==> flow/design.v <==
module SatTruncFP
  #(
    parameter	NB_XI  	= 20,
    parameter	NBF_XI	= 12,
    parameter	NB_XO	= 8,
    parameter	NBF_XO	= 6
    )
   (
    input [(NB_XI)-1:0]  i_data,
    output [(NB_XO)-1:0] o_data
    );
   localparam	NBI_XI	=	NB_XI	-	NBF_XI;
   localparam	NBI_XO	=	NB_XO	-	NBF_XO;
   wire [NB_XO-1:0] 	 aux_Sat;
   wire [NBF_XO-1:0] 	 aux_trunc;
   wire 		 condicion;
   wire [NB_XO-1:0] 	 resultado1;
   wire [NB_XO-1:0] 	 resultado2;
	generate
	   if (NBF_XI >= NBF_XO)
	     begin
		assign	aux_trunc = i_data[(NBF_XI-1):(NBF_XI - NBF_XO)];
	     end
	   else
	     begin
		assign	aux_trunc = {i_data[NBF_XI-1:0],{(NBF_XO - NBF_XI){1'b0}}};
	     end
	   if (NBI_XI > NBI_XO)
	     begin
		assign	condicion		=	(i_data[(NB_XI-2)-:(NBI_XI-NBI_XO)] == {(NBI_XI-NBI_XO){i_data[NB_XI-1]}});
		assign	resultado1		=	{i_data[(NB_XI-1)],{(NB_XO-1){~i_data[(NB_XI-1)]}}};
		assign	resultado2		=	{i_data[(NB_XI-1)],i_data[NBF_XI +:NBI_XO-1],aux_trunc};
		assign	aux_Sat			=	condicion	?	resultado2	:	resultado1;
	     end
	   else
	     begin
		if (NBI_XO == NBI_XI)
                  assign  aux_Sat = {i_data[(NB_XI-1)-:NBI_XI],aux_trunc};
		else
		  assign  aux_Sat	= {{(NBI_XO - NBI_XI){i_data[NB_XI-1]}},i_data[(NB_XI-1)-:NBI_XI],aux_trunc};
	     end
	endgenerate
   assign	o_data=aux_Sat;
endmodule
module filtro_fir
  #(
    parameter WW_INPUT  = 8,
    parameter WW_OUTPUT = 8
    ) 
   (
    input 			  clk,
    input 			  i_en,
    input 			  i_srst,
    input signed [ WW_INPUT-1:0]  i_data,
    output signed [WW_OUTPUT-1:0] o_data
    );
  localparam WW_COEFF = 8;
   reg  signed [WW_INPUT           -1:0] register [14:1];
   wire signed [         WW_COEFF  -1:0] coeff    [14:0];
   wire signed [WW_INPUT+WW_COEFF  -1:0] prod     [14:0];
   wire signed [WW_INPUT+WW_COEFF+1-1:0] sum      [8:1]; 
   wire signed [WW_INPUT+WW_COEFF+2-1:0] sum1     [4:1]; 
   wire signed [WW_INPUT+WW_COEFF+3-1:0] sum2     [2:1]; 
   wire signed [WW_INPUT+WW_COEFF+4-1:0] sum3; 
   reg signed [WW_INPUT+WW_COEFF   -1:0] prod_d   [14:0];
   reg signed [WW_INPUT+WW_COEFF+4 -1:0] sum3_d;
   reg signed [WW_INPUT+WW_COEFF+1 -1:0] sum_d    [8:1];
    assign coeff[ 0] = 8'hFF;
    assign coeff[ 1] = 8'hFF;
    assign coeff[ 2] = 8'hFF;
    assign coeff[ 3] = 8'h00;
    assign coeff[ 4] = 8'h03;
    assign coeff[ 5] = 8'h08;
    assign coeff[ 6] = 8'h0D;
    assign coeff[ 7] = 8'h10;
    assign coeff[ 8] = 8'h0D;
    assign coeff[ 9] = 8'h08;
    assign coeff[10] = 8'h03;
    assign coeff[11] = 8'h00;
    assign coeff[12] = 8'hFF;
    assign coeff[13] = 8'hFF;
    assign coeff[14] = 8'hFF;
  always @(posedge clk) begin
    if (i_srst == 1'b1) begin
      register[ 1] <= {WW_INPUT{1'b0}};
      register[ 2] <= {WW_INPUT{1'b0}};
      register[ 3] <= {WW_INPUT{1'b0}};
      register[ 4] <= {WW_INPUT{1'b0}};
      register[ 5] <= {WW_INPUT{1'b0}};
      register[ 6] <= {WW_INPUT{1'b0}};
      register[ 7] <= {WW_INPUT{1'b0}};
      register[ 8] <= {WW_INPUT{1'b0}};
      register[ 9] <= {WW_INPUT{1'b0}};
      register[10] <= {WW_INPUT{1'b0}};
      register[11] <= {WW_INPUT{1'b0}};
      register[12] <= {WW_INPUT{1'b0}};
      register[13] <= {WW_INPUT{1'b0}};
      register[14] <= {WW_INPUT{1'b0}};
    end else begin
      if (i_en == 1'b1) begin
        register[ 1] <= i_data;
        register[ 2] <= register[ 1];
        register[ 3] <= register[ 2];
        register[ 4] <= register[ 3];
        register[ 5] <= register[ 4];
        register[ 6] <= register[ 5];
        register[ 7] <= register[ 6];
        register[ 8] <= register[ 7];
        register[ 9] <= register[ 8];
        register[10] <= register[ 9];
        register[11] <= register[10];
        register[12] <= register[11];
        register[13] <= register[12];
	    register[14] <= register[13];
      end
    end
  end
  assign prod[ 0] = coeff[ 0] * i_data;
  assign prod[ 1] = coeff[ 1] * register[ 1];
  assign prod[ 2] = coeff[ 2] * register[ 2];
  assign prod[ 3] = coeff[ 3] * register[ 3];
  assign prod[ 4] = coeff[ 4] * register[ 4];
  assign prod[ 5] = coeff[ 5] * register[ 5];
  assign prod[ 6] = coeff[ 6] * register[ 6];
  assign prod[ 7] = coeff[ 7] * register[ 7];
  assign prod[ 8] = coeff[ 8] * register[ 8];
  assign prod[ 9] = coeff[ 9] * register[ 9];
  assign prod[10] = coeff[10] * register[10];
  assign prod[11] = coeff[11] * register[11];
  assign prod[12] = coeff[12] * register[12];
  assign prod[13] = coeff[13] * register[13];
  assign prod[14] = coeff[14] * register[14];
  always@(posedge clk) begin
    prod_d[ 0] <= prod[ 0];
    prod_d[ 1] <= prod[ 1];
    prod_d[ 2] <= prod[ 2];
    prod_d[ 3] <= prod[ 3];
    prod_d[ 4] <= prod[ 4];
    prod_d[ 5] <= prod[ 5];
    prod_d[ 6] <= prod[ 6];
    prod_d[ 7] <= prod[ 7];
    prod_d[ 8] <= prod[ 8];
    prod_d[ 9] <= prod[ 9];
    prod_d[10] <= prod[10];
    prod_d[11] <= prod[11];
    prod_d[12] <= prod[12];
    prod_d[13] <= prod[13];
    prod_d[14] <= prod[14];
  end
  assign sum[ 1] = prod_d[ 0] + prod_d[ 1]; 
  assign sum[ 2] = prod_d[ 2] + prod_d[ 3];
  assign sum[ 3] = prod_d[ 4] + prod_d[ 5];
  assign sum[ 4] = prod_d[ 6] + prod_d[ 7];
  assign sum[ 5] = prod_d[08] + prod_d[ 9];
  assign sum[ 6] = prod_d[10] + prod_d[11];
  assign sum[ 7] = prod_d[12] + prod_d[13];
  assign sum[ 8] = {prod_d[14][WW_INPUT+WW_COEFF-1],prod_d[14]};
  always@(posedge clk) begin
    sum_d[1] <= sum[1];
    sum_d[2] <= sum[2];
    sum_d[3] <= sum[3];
    sum_d[4] <= sum[4];
    sum_d[5] <= sum[5];
    sum_d[6] <= sum[6];
    sum_d[7] <= sum[7];
    sum_d[8] <= sum[8];
  end
  assign sum1[ 1] = sum_d[ 1] + sum_d[ 2]; 
  assign sum1[ 2] = sum_d[ 3] + sum_d[ 4];
  assign sum1[ 3] = sum_d[ 5] + sum_d[ 6];
  assign sum1[ 4] = sum_d[ 7] + sum_d[ 8];
  assign sum2[ 1] = sum1[ 1] + sum1[ 2]; 
  assign sum2[ 2] = sum1[ 3] + sum1[ 4];
  assign sum3 = sum2[ 1] + sum2[ 2]; 
  always@(posedge clk)
    sum3_d <= sum3;
  SatTruncFP
	inst_SatTruncFP_dataB
	(
	  .i_data(	sum3_d	),
	  .o_data(	o_data	)
	);
endmodule
; ---- Reports on filtro_fir
; Module filtro_fir before and after one edit of its RTL, step after step.
; Lines under "orig" count in the file above, lines under "edited" in the edited file.
; "delta" is "edited" less "orig", of the values as shown; "change_rel_pct" is that difference over "orig", in percent.
; Operators carry their Yosys type and port widths (W data, S select, Z words).
; Library cell names are shortened.
; Not given: n/a
[inputs]
top = filtro_fir
clk_port = clk
cell_library = sky130hd
corner = tt_025C_1v80

; ---- The edit
; Unified diff, file above to edited file.
; This change comes from a script, not from a designer. The edited design behaves differently; no optimisation was intended.
; begin of diff
@@ -173,6 +173,5 @@
   assign sum2[ 2] = sum1[ 3] + sum1[ 4];
   assign sum3 = sum2[ 1] + sum2[ 2]; 
-  always@(posedge clk)
-    sum3_d <= sum3;
+  always @(*) sum3_d = sum3;
   SatTruncFP
 	inst_SatTruncFP_dataB
; end of diff

; ---- Elaborated design
; Source: Yosys, flattened and elaborated. Widths are those after wreduce; folded enables and synchronous resets count as part of the registers. Registers that Yosys merges into a memory's read port (data or address) are not register bits. Print and check cells do not count. Equal cells are merged and count once.
[bits]
columns = item, orig, edited, delta, change_rel_pct
row1 = register_bits, 428, 408, -20, -4.67
row2 = in_bits, 11, 11, 0, 0.00
[classes]
columns = item, orig, edited, delta, change_rel_pct
row1 = n_eq, 1, 1, 0, 0.00
row2 = n_mul, 4, 4, 0, 0.00
row3 = muxes, 1, 1, 0, 0.00
row4 = n_addsub, 18, 18, 0, 0.00
row5 = n_logic, 1, 1, 0, 0.00
[op_table]
columns = operator, orig, edited, delta, change_rel_pct
row1 = $neg A8 Y16, 6, 6, 0, 0.00
row2 = $add A16 B16 Y17, 2, 2, 0, 0.00
row3 = $add A17 B16 Y18, 2, 2, 0, 0.00
row4 = $add A18 B18 Y19, 2, 2, 0, 0.00
row5 = $mul A3 B8 Y11 const A, 2, 2, 0, 0.00
row6 = $mul A5 B8 Y13 const A, 2, 2, 0, 0.00
row7 = $add A11 B11 Y12, 1, 1, 0, 0.00
row8 = $add A13 B11 Y14, 1, 1, 0, 0.00
row9 = $add A13 B12 Y14, 1, 1, 0, 0.00
row10 = $add A17 B11 Y18, 1, 1, 0, 0.00
row11 = $add A17 B17 Y18, 1, 1, 0, 0.00
row12 = $add A19 B19 Y20, 1, 1, 0, 0.00
row13 = $eq A6 B6 Y1, 1, 1, 0, 0.00
row14 = $mux W7, 1, 1, 0, 0.00
row15 = $not A1 Y1, 1, 1, 0, 0.00

; ---- Depth
; Yosys ltp: most cells in a row. Word level: on the elaborated netlist, between registers, memories and ports. Mapped: between sequential cells and ports; inverters and the memories' decode and read muxes count.
[logic_depth]
columns = item, orig, edited, delta, change_rel_pct
row1 = word_depth, 3, 5, 2, 66.67
row2 = abc_area, 0, 0, n/a, n/a
row3 = mapped_depth, 16, 18, 2, 12.50

; ---- Mapped cells and area
; Source: synth_stat.txt of the flow (Yosys; design flattened, memories mapped). It holds for the ABC_AREA given above (unset counts as 0); a run with the other value may have another netlist.
[by_type]
columns = cell_type, orig, edited, delta, change_rel_pct
row1 = inv_1, 337, 360, 23, 6.82
row2 = dfxtp_1, 411, 397, -14, -3.41
row3 = nor2_1, 166, 178, 12, 7.23
row4 = nand2_1, 44, 33, -11, -25.00
row5 = xor2_1, 36, 26, -10, -27.78
row6 = nand2b_1, 14, 7, -7, -50.00
row7 = nand3_1, 8, 14, 6, 75.00
row8 = a21oi_1, 102, 107, 5, 4.90
row9 = xnor2_1, 86, 91, 5, 5.81
row10 = or3_1, 1, 5, 4, 400.00
row11 = o21bai_1, 12, 15, 3, 25.00
row12 = o21a_1, 10, 7, -3, -30.00
row13 = o211ai_1, 8, 5, -3, -37.50
row14 = a211oi_1, 5, 2, -3, -60.00
row15 = nand3b_1, 5, 8, 3, 60.00
row16 = and2_1, 2, 5, 3, 150.00
row17 = a311oi_1, 0, 3, 3, n/a
row18 = nor4_1, 0, 3, 3, n/a
; Not every row of either side is listed.
[mapped]
columns = item, orig, edited, delta, change_rel_pct
row1 = mapped_cells, 1818, 1843, 25, 1.38
row2 = area_um2, 18939.4, 18860.6, -78.8, -0.42
row3 = buf_cells, 38, 38, 0, 0.00
row4 = ff_cells, 411, 397, -14, -3.41
; The figures by module come from a second, unflattened synthesis with its own total; it is not the netlist above.
[hier_totals]
columns = item, orig, edited, delta, change_rel_pct
row1 = cells_unflattened, 1916, 1882, -34, -1.77
row2 = area_unflattened_um2, 19656.4, 19210.9, -445.5, -2.27
; Each row is one instance without its submodules.
[modules_orig]
columns = module, mod_area_um2, instances, n_cells, seq_area_um2
row1 = filtro_fir, 19451.2, 1, 1894, 8348.0
row2 = SatTruncFP, 205.2, 1, 22, 0.0
[modules_edited]
columns = module, mod_area_um2, instances, n_cells, seq_area_um2
row1 = filtro_fir, 19005.7, 1, 1860, 7947.6
row2 = SatTruncFP, 205.2, 1, 22, 0.0

; ---- Worst setup path after synthesis
; OpenSTA on the mapped netlist: ideal clock, no wires. The path of least setup slack (recovery checks aside). Input and output delay are each 20% of the period. Register names are those of the netlist, which keeps one name where synthesis merged equal registers.
[synth_timing]
columns = item, orig, edited, delta, change_rel_pct
row1 = kind, reg2reg, reg2out, n/a, n/a
row2 = startpoint, reg sum_d[1][9], reg sum_d[4][15], n/a, n/a
row3 = endpoint, reg sum3_d[18], out o_data[5], n/a, n/a
row4 = tclk_ns, 5.5, 5.5, 0.0, 0.00
row5 = stages, 17, 18, 1, 5.88
row6 = path_delay_ns, 4.440, 4.968, 0.528, 11.89
row7 = setup_ns, 0.095, n/a, n/a, n/a
row8 = t_required_ns, 5.405, 4.400, -1.005, -18.59
row9 = n_path_buf, 0, 1, 1, n/a
row10 = slack_ns, 1.060, -0.568, -1.628, n/a
row11 = launch_ns, 0.000, 0.000, 0.000, n/a
row12 = arrival_ns, 4.345, 4.968, 0.623, 14.34
row13 = period_less_setup_slack_ns, 4.44, 6.068, 1.628, 36.67
; "path_delay_ns" = arrival - input delay + setup time.
; At an output port there is no setup time.
; "stages": output pins that drive a net of the path, with the launching flip-flop's if there is one; two outputs of one cell count as two.
; "period_less_setup_slack_ns" = period - worst setup slack (recovery checks aside). The figure is calculated, with input and output delays left at 20% of the set period.
; Between the ends stands the longest chain of elaborated cells between them, by number of cells; it is not shown to be the way that was timed. Of several equally long chains one is given.
; A line is the first line of the expression or statement that the cell stems from. Yosys adds cells for indexed reads and writes and turns some case tables into memories.
[synth_between_orig]
path_cell_list = dfxtp_1 -> inv_1 -> fa_1 -> inv_1 -> fa_1 -> fa_1 -> inv_1 -> fa_1 -> inv_1 -> ha_1 -> a21oi_1 -> o2111ai_1 -> a31oi_1 -> o41ai_2 -> o21ai_1 -> or4b_2 -> o311ai_1
elab_chain_len = 3
[synth_rtl_orig]
columns = item, line
row1 = start: declaration, 67  ; reg signed [WW_INPUT+WW_COEFF+1 -1:0] sum_d    [8:1];
row2 = start: assignment, 159  ; sum_d[1] <= sum[1];
row3 = $add A17 B16 Y18, 168  ; assign sum1[ 1] = sum_d[ 1] + sum_d[ 2];
row4 = $add A18 B18 Y19, 172  ; assign sum2[ 1] = sum1[ 1] + sum1[ 2];
row5 = $add A19 B19 Y20, 174  ; assign sum3 = sum2[ 1] + sum2[ 2];
row6 = end: assignment, 176  ; sum3_d <= sum3;
row7 = end: declaration, 66  ; reg signed [WW_INPUT+WW_COEFF+4 -1:0] sum3_d;
[synth_between_edited]
path_cell_list = dfxtp_1 -> inv_1 -> fa_1 -> inv_1 -> fa_1 -> fa_1 -> inv_1 -> fa_1 -> inv_1 -> ha_1 -> buf_2 -> a21oi_1 -> nand2_1 -> a221oi_1 -> o21ai_0 -> or4b_4 -> o41ai_4 -> a21oi_1
elab_chain_len = 5
[synth_rtl_edited]
columns = item, line
row1 = start: declaration, 67  ; reg signed [WW_INPUT+WW_COEFF+1 -1:0] sum_d    [8:1];
row2 = start: assignment, 162  ; sum_d[4] <= sum[4];
row3 = $add A17 B17 Y18, 169  ; assign sum1[ 2] = sum_d[ 3] + sum_d[ 4];
row4 = $add A18 B18 Y19, 172  ; assign sum2[ 1] = sum1[ 1] + sum1[ 2];
row5 = $add A19 B19 Y20, 174  ; assign sum3 = sum2[ 1] + sum2[ 2];
row6 = $not A1 Y1, 31  ; assign resultado1 = {i_data[(NB_XI-1)],{(NB_XO-1){~i_data[(NB_XI-1)]}}};
row7 = $mux W7, 33  ; assign aux_Sat = condicion ? resultado2 : resultado1;
row8 = end: declaration, 55  ; output signed [WW_OUTPUT-1:0] o_data

; ---- Worst path after layout
; Path of least setup slack in the final report of the runs of pair A (OpenROAD, finished layout, wires in). Where an end is a register, its clock arrival counts in the times.
[layout_timing]
columns = item, orig, edited, delta, change_rel_pct
row1 = kind, reg2reg, reg2out, n/a, n/a
row2 = startpoint, reg sum_d[6][10], reg sum_d[4][12], n/a, n/a
row3 = endpoint, reg sum3_d[18], out o_data[5], n/a, n/a
row4 = slack_ns, 0.75, -0.98, -1.73, n/a
row5 = n_path_buf, 0, 4, 4, n/a
row6 = t_required_ns, 5.96, 4.40, -1.56, -26.17
row7 = tclk_ns, 5.5, 5.5, 0.0, 0.00
row8 = launch_ns, 0.55, 0.54, -0.01, -1.82
row9 = setup_ns, 0.09, n/a, n/a, n/a
row10 = arrival_ns, 5.21, 5.38, 0.17, 3.26
row11 = stages, 17, 20, 3, 17.65
; Between the ends stands the longest chain of elaborated cells between them, by number of cells; it is not shown to be the way that was timed. Of several equally long chains one is given.
[layout_between_orig]
path_cell_list = dfxtp_1 -> inv_1 -> fa_1 -> inv_1 -> fa_1 -> fa_1 -> inv_1 -> fa_1 -> inv_1 -> ha_1 -> nand2_1 -> o2111ai_1 -> a31oi_1 -> o41ai_2 -> o21ai_1 -> or4b_2 -> o311ai_1
elab_chain_len = 3
[layout_rtl_orig]
columns = item, line
row1 = start: declaration, 67  ; reg signed [WW_INPUT+WW_COEFF+1 -1:0] sum_d    [8:1];
row2 = start: assignment, 164  ; sum_d[6] <= sum[6];
row3 = $add A17 B11 Y18, 170  ; assign sum1[ 3] = sum_d[ 5] + sum_d[ 6];
row4 = $add A18 B18 Y19, 173  ; assign sum2[ 2] = sum1[ 3] + sum1[ 4];
row5 = $add A19 B19 Y20, 174  ; assign sum3 = sum2[ 1] + sum2[ 2];
row6 = end: assignment, 176  ; sum3_d <= sum3;
row7 = end: declaration, 66  ; reg signed [WW_INPUT+WW_COEFF+4 -1:0] sum3_d;
[layout_between_edited]
path_cell_list = dfxtp_1 -> inv_1 -> fa_1 -> inv_1 -> fa_1 -> fa_1 -> inv_1 -> fa_1 -> inv_1 -> ha_4 -> buf_4 -> nand4_1 -> o21ai_4 -> nor4_2 -> or4b_4 -> o41ai_4 -> buf_6 -> buf_4 -> a21oi_2 -> buf_2
elab_chain_len = 5
[layout_rtl_edited]
columns = item, line
row1 = start: declaration, 67  ; reg signed [WW_INPUT+WW_COEFF+1 -1:0] sum_d    [8:1];
row2 = start: assignment, 162  ; sum_d[4] <= sum[4];
row3 = $add A17 B17 Y18, 169  ; assign sum1[ 2] = sum_d[ 3] + sum_d[ 4];
row4 = $add A18 B18 Y19, 172  ; assign sum2[ 1] = sum1[ 1] + sum1[ 2];
row5 = $add A19 B19 Y20, 174  ; assign sum3 = sum2[ 1] + sum2[ 2];
row6 = $not A1 Y1, 31  ; assign resultado1 = {i_data[(NB_XI-1)],{(NB_XO-1){~i_data[(NB_XI-1)]}}};
row7 = $mux W7, 33  ; assign aux_Sat = condicion ? resultado2 : resultado1;
row8 = end: declaration, 55  ; output signed [WW_OUTPUT-1:0] o_data

; ---- Layout results
; Runs of the flow (Yosys, OpenROAD) on both versions; the two runs of a pair have the same settings. The constraints put input and output delay at 20% of the set period each and load the outputs with 0.01 pF.
[settings_pair_A]
CORE_UTILIZATION = 40
period_ns = 5.5
CAP_MARGIN = 20
CORE_MARGIN = 2
SLEW_MARGIN = 20
[measured_pair_A]
columns = item, orig, edited, delta, change_rel_pct
row1 = synthArea_um2, 18939.4, 18860.6, -78.8, -0.42
row2 = layout_utilization_frac, 0.455, 0.469, 0.014, n/a
row3 = finish.stdcell_area_um2, 21217.8, 21824.7, 606.9, 2.86
row4 = die_area_um2, 49104.3, 48905.1, -199.2, -0.41
row5 = timing.setup.ws_ns, 0.751, -0.980, -1.731, n/a
row6 = power.total_mw, 7.797, 8.727, 0.930, 11.93
[settings_pair_B]
ABC_AREA = 1
CAP_MARGIN = 20
CELL_PAD_IN_SITES_GLOBAL_PLACEMENT = 1
CORE_UTILIZATION = 68
GPL_ROUTABILITY_DRIVEN = 0
MIN_ROUTING_LAYER = met1
SETUP_SLACK_MARGIN = 0.69
SLEW_MARGIN = 0
period_ns = 4.36
CORE_MARGIN = 2
[measured_pair_B]
columns = item, orig, edited, delta, change_rel_pct
row1 = synthArea_um2, 19515.0, 19038.3, -476.7, -2.44
row2 = layout_utilization_frac, 0.777, 0.793, 0.016, n/a
row3 = finish.stdcell_area_um2, 22126.2, 21964.8, -161.4, -0.73
row4 = die_area_um2, 30069.3, 29352.3, -717.0, -2.38
row5 = timing.setup.ws_ns, 0.634, -1.518, -2.152, n/a
; By "power.total_mw" is meant OpenSTA's value without simulated activity: inputs other than the clock are taken to toggle once in ten clock periods, and the tool carries that through the logic.
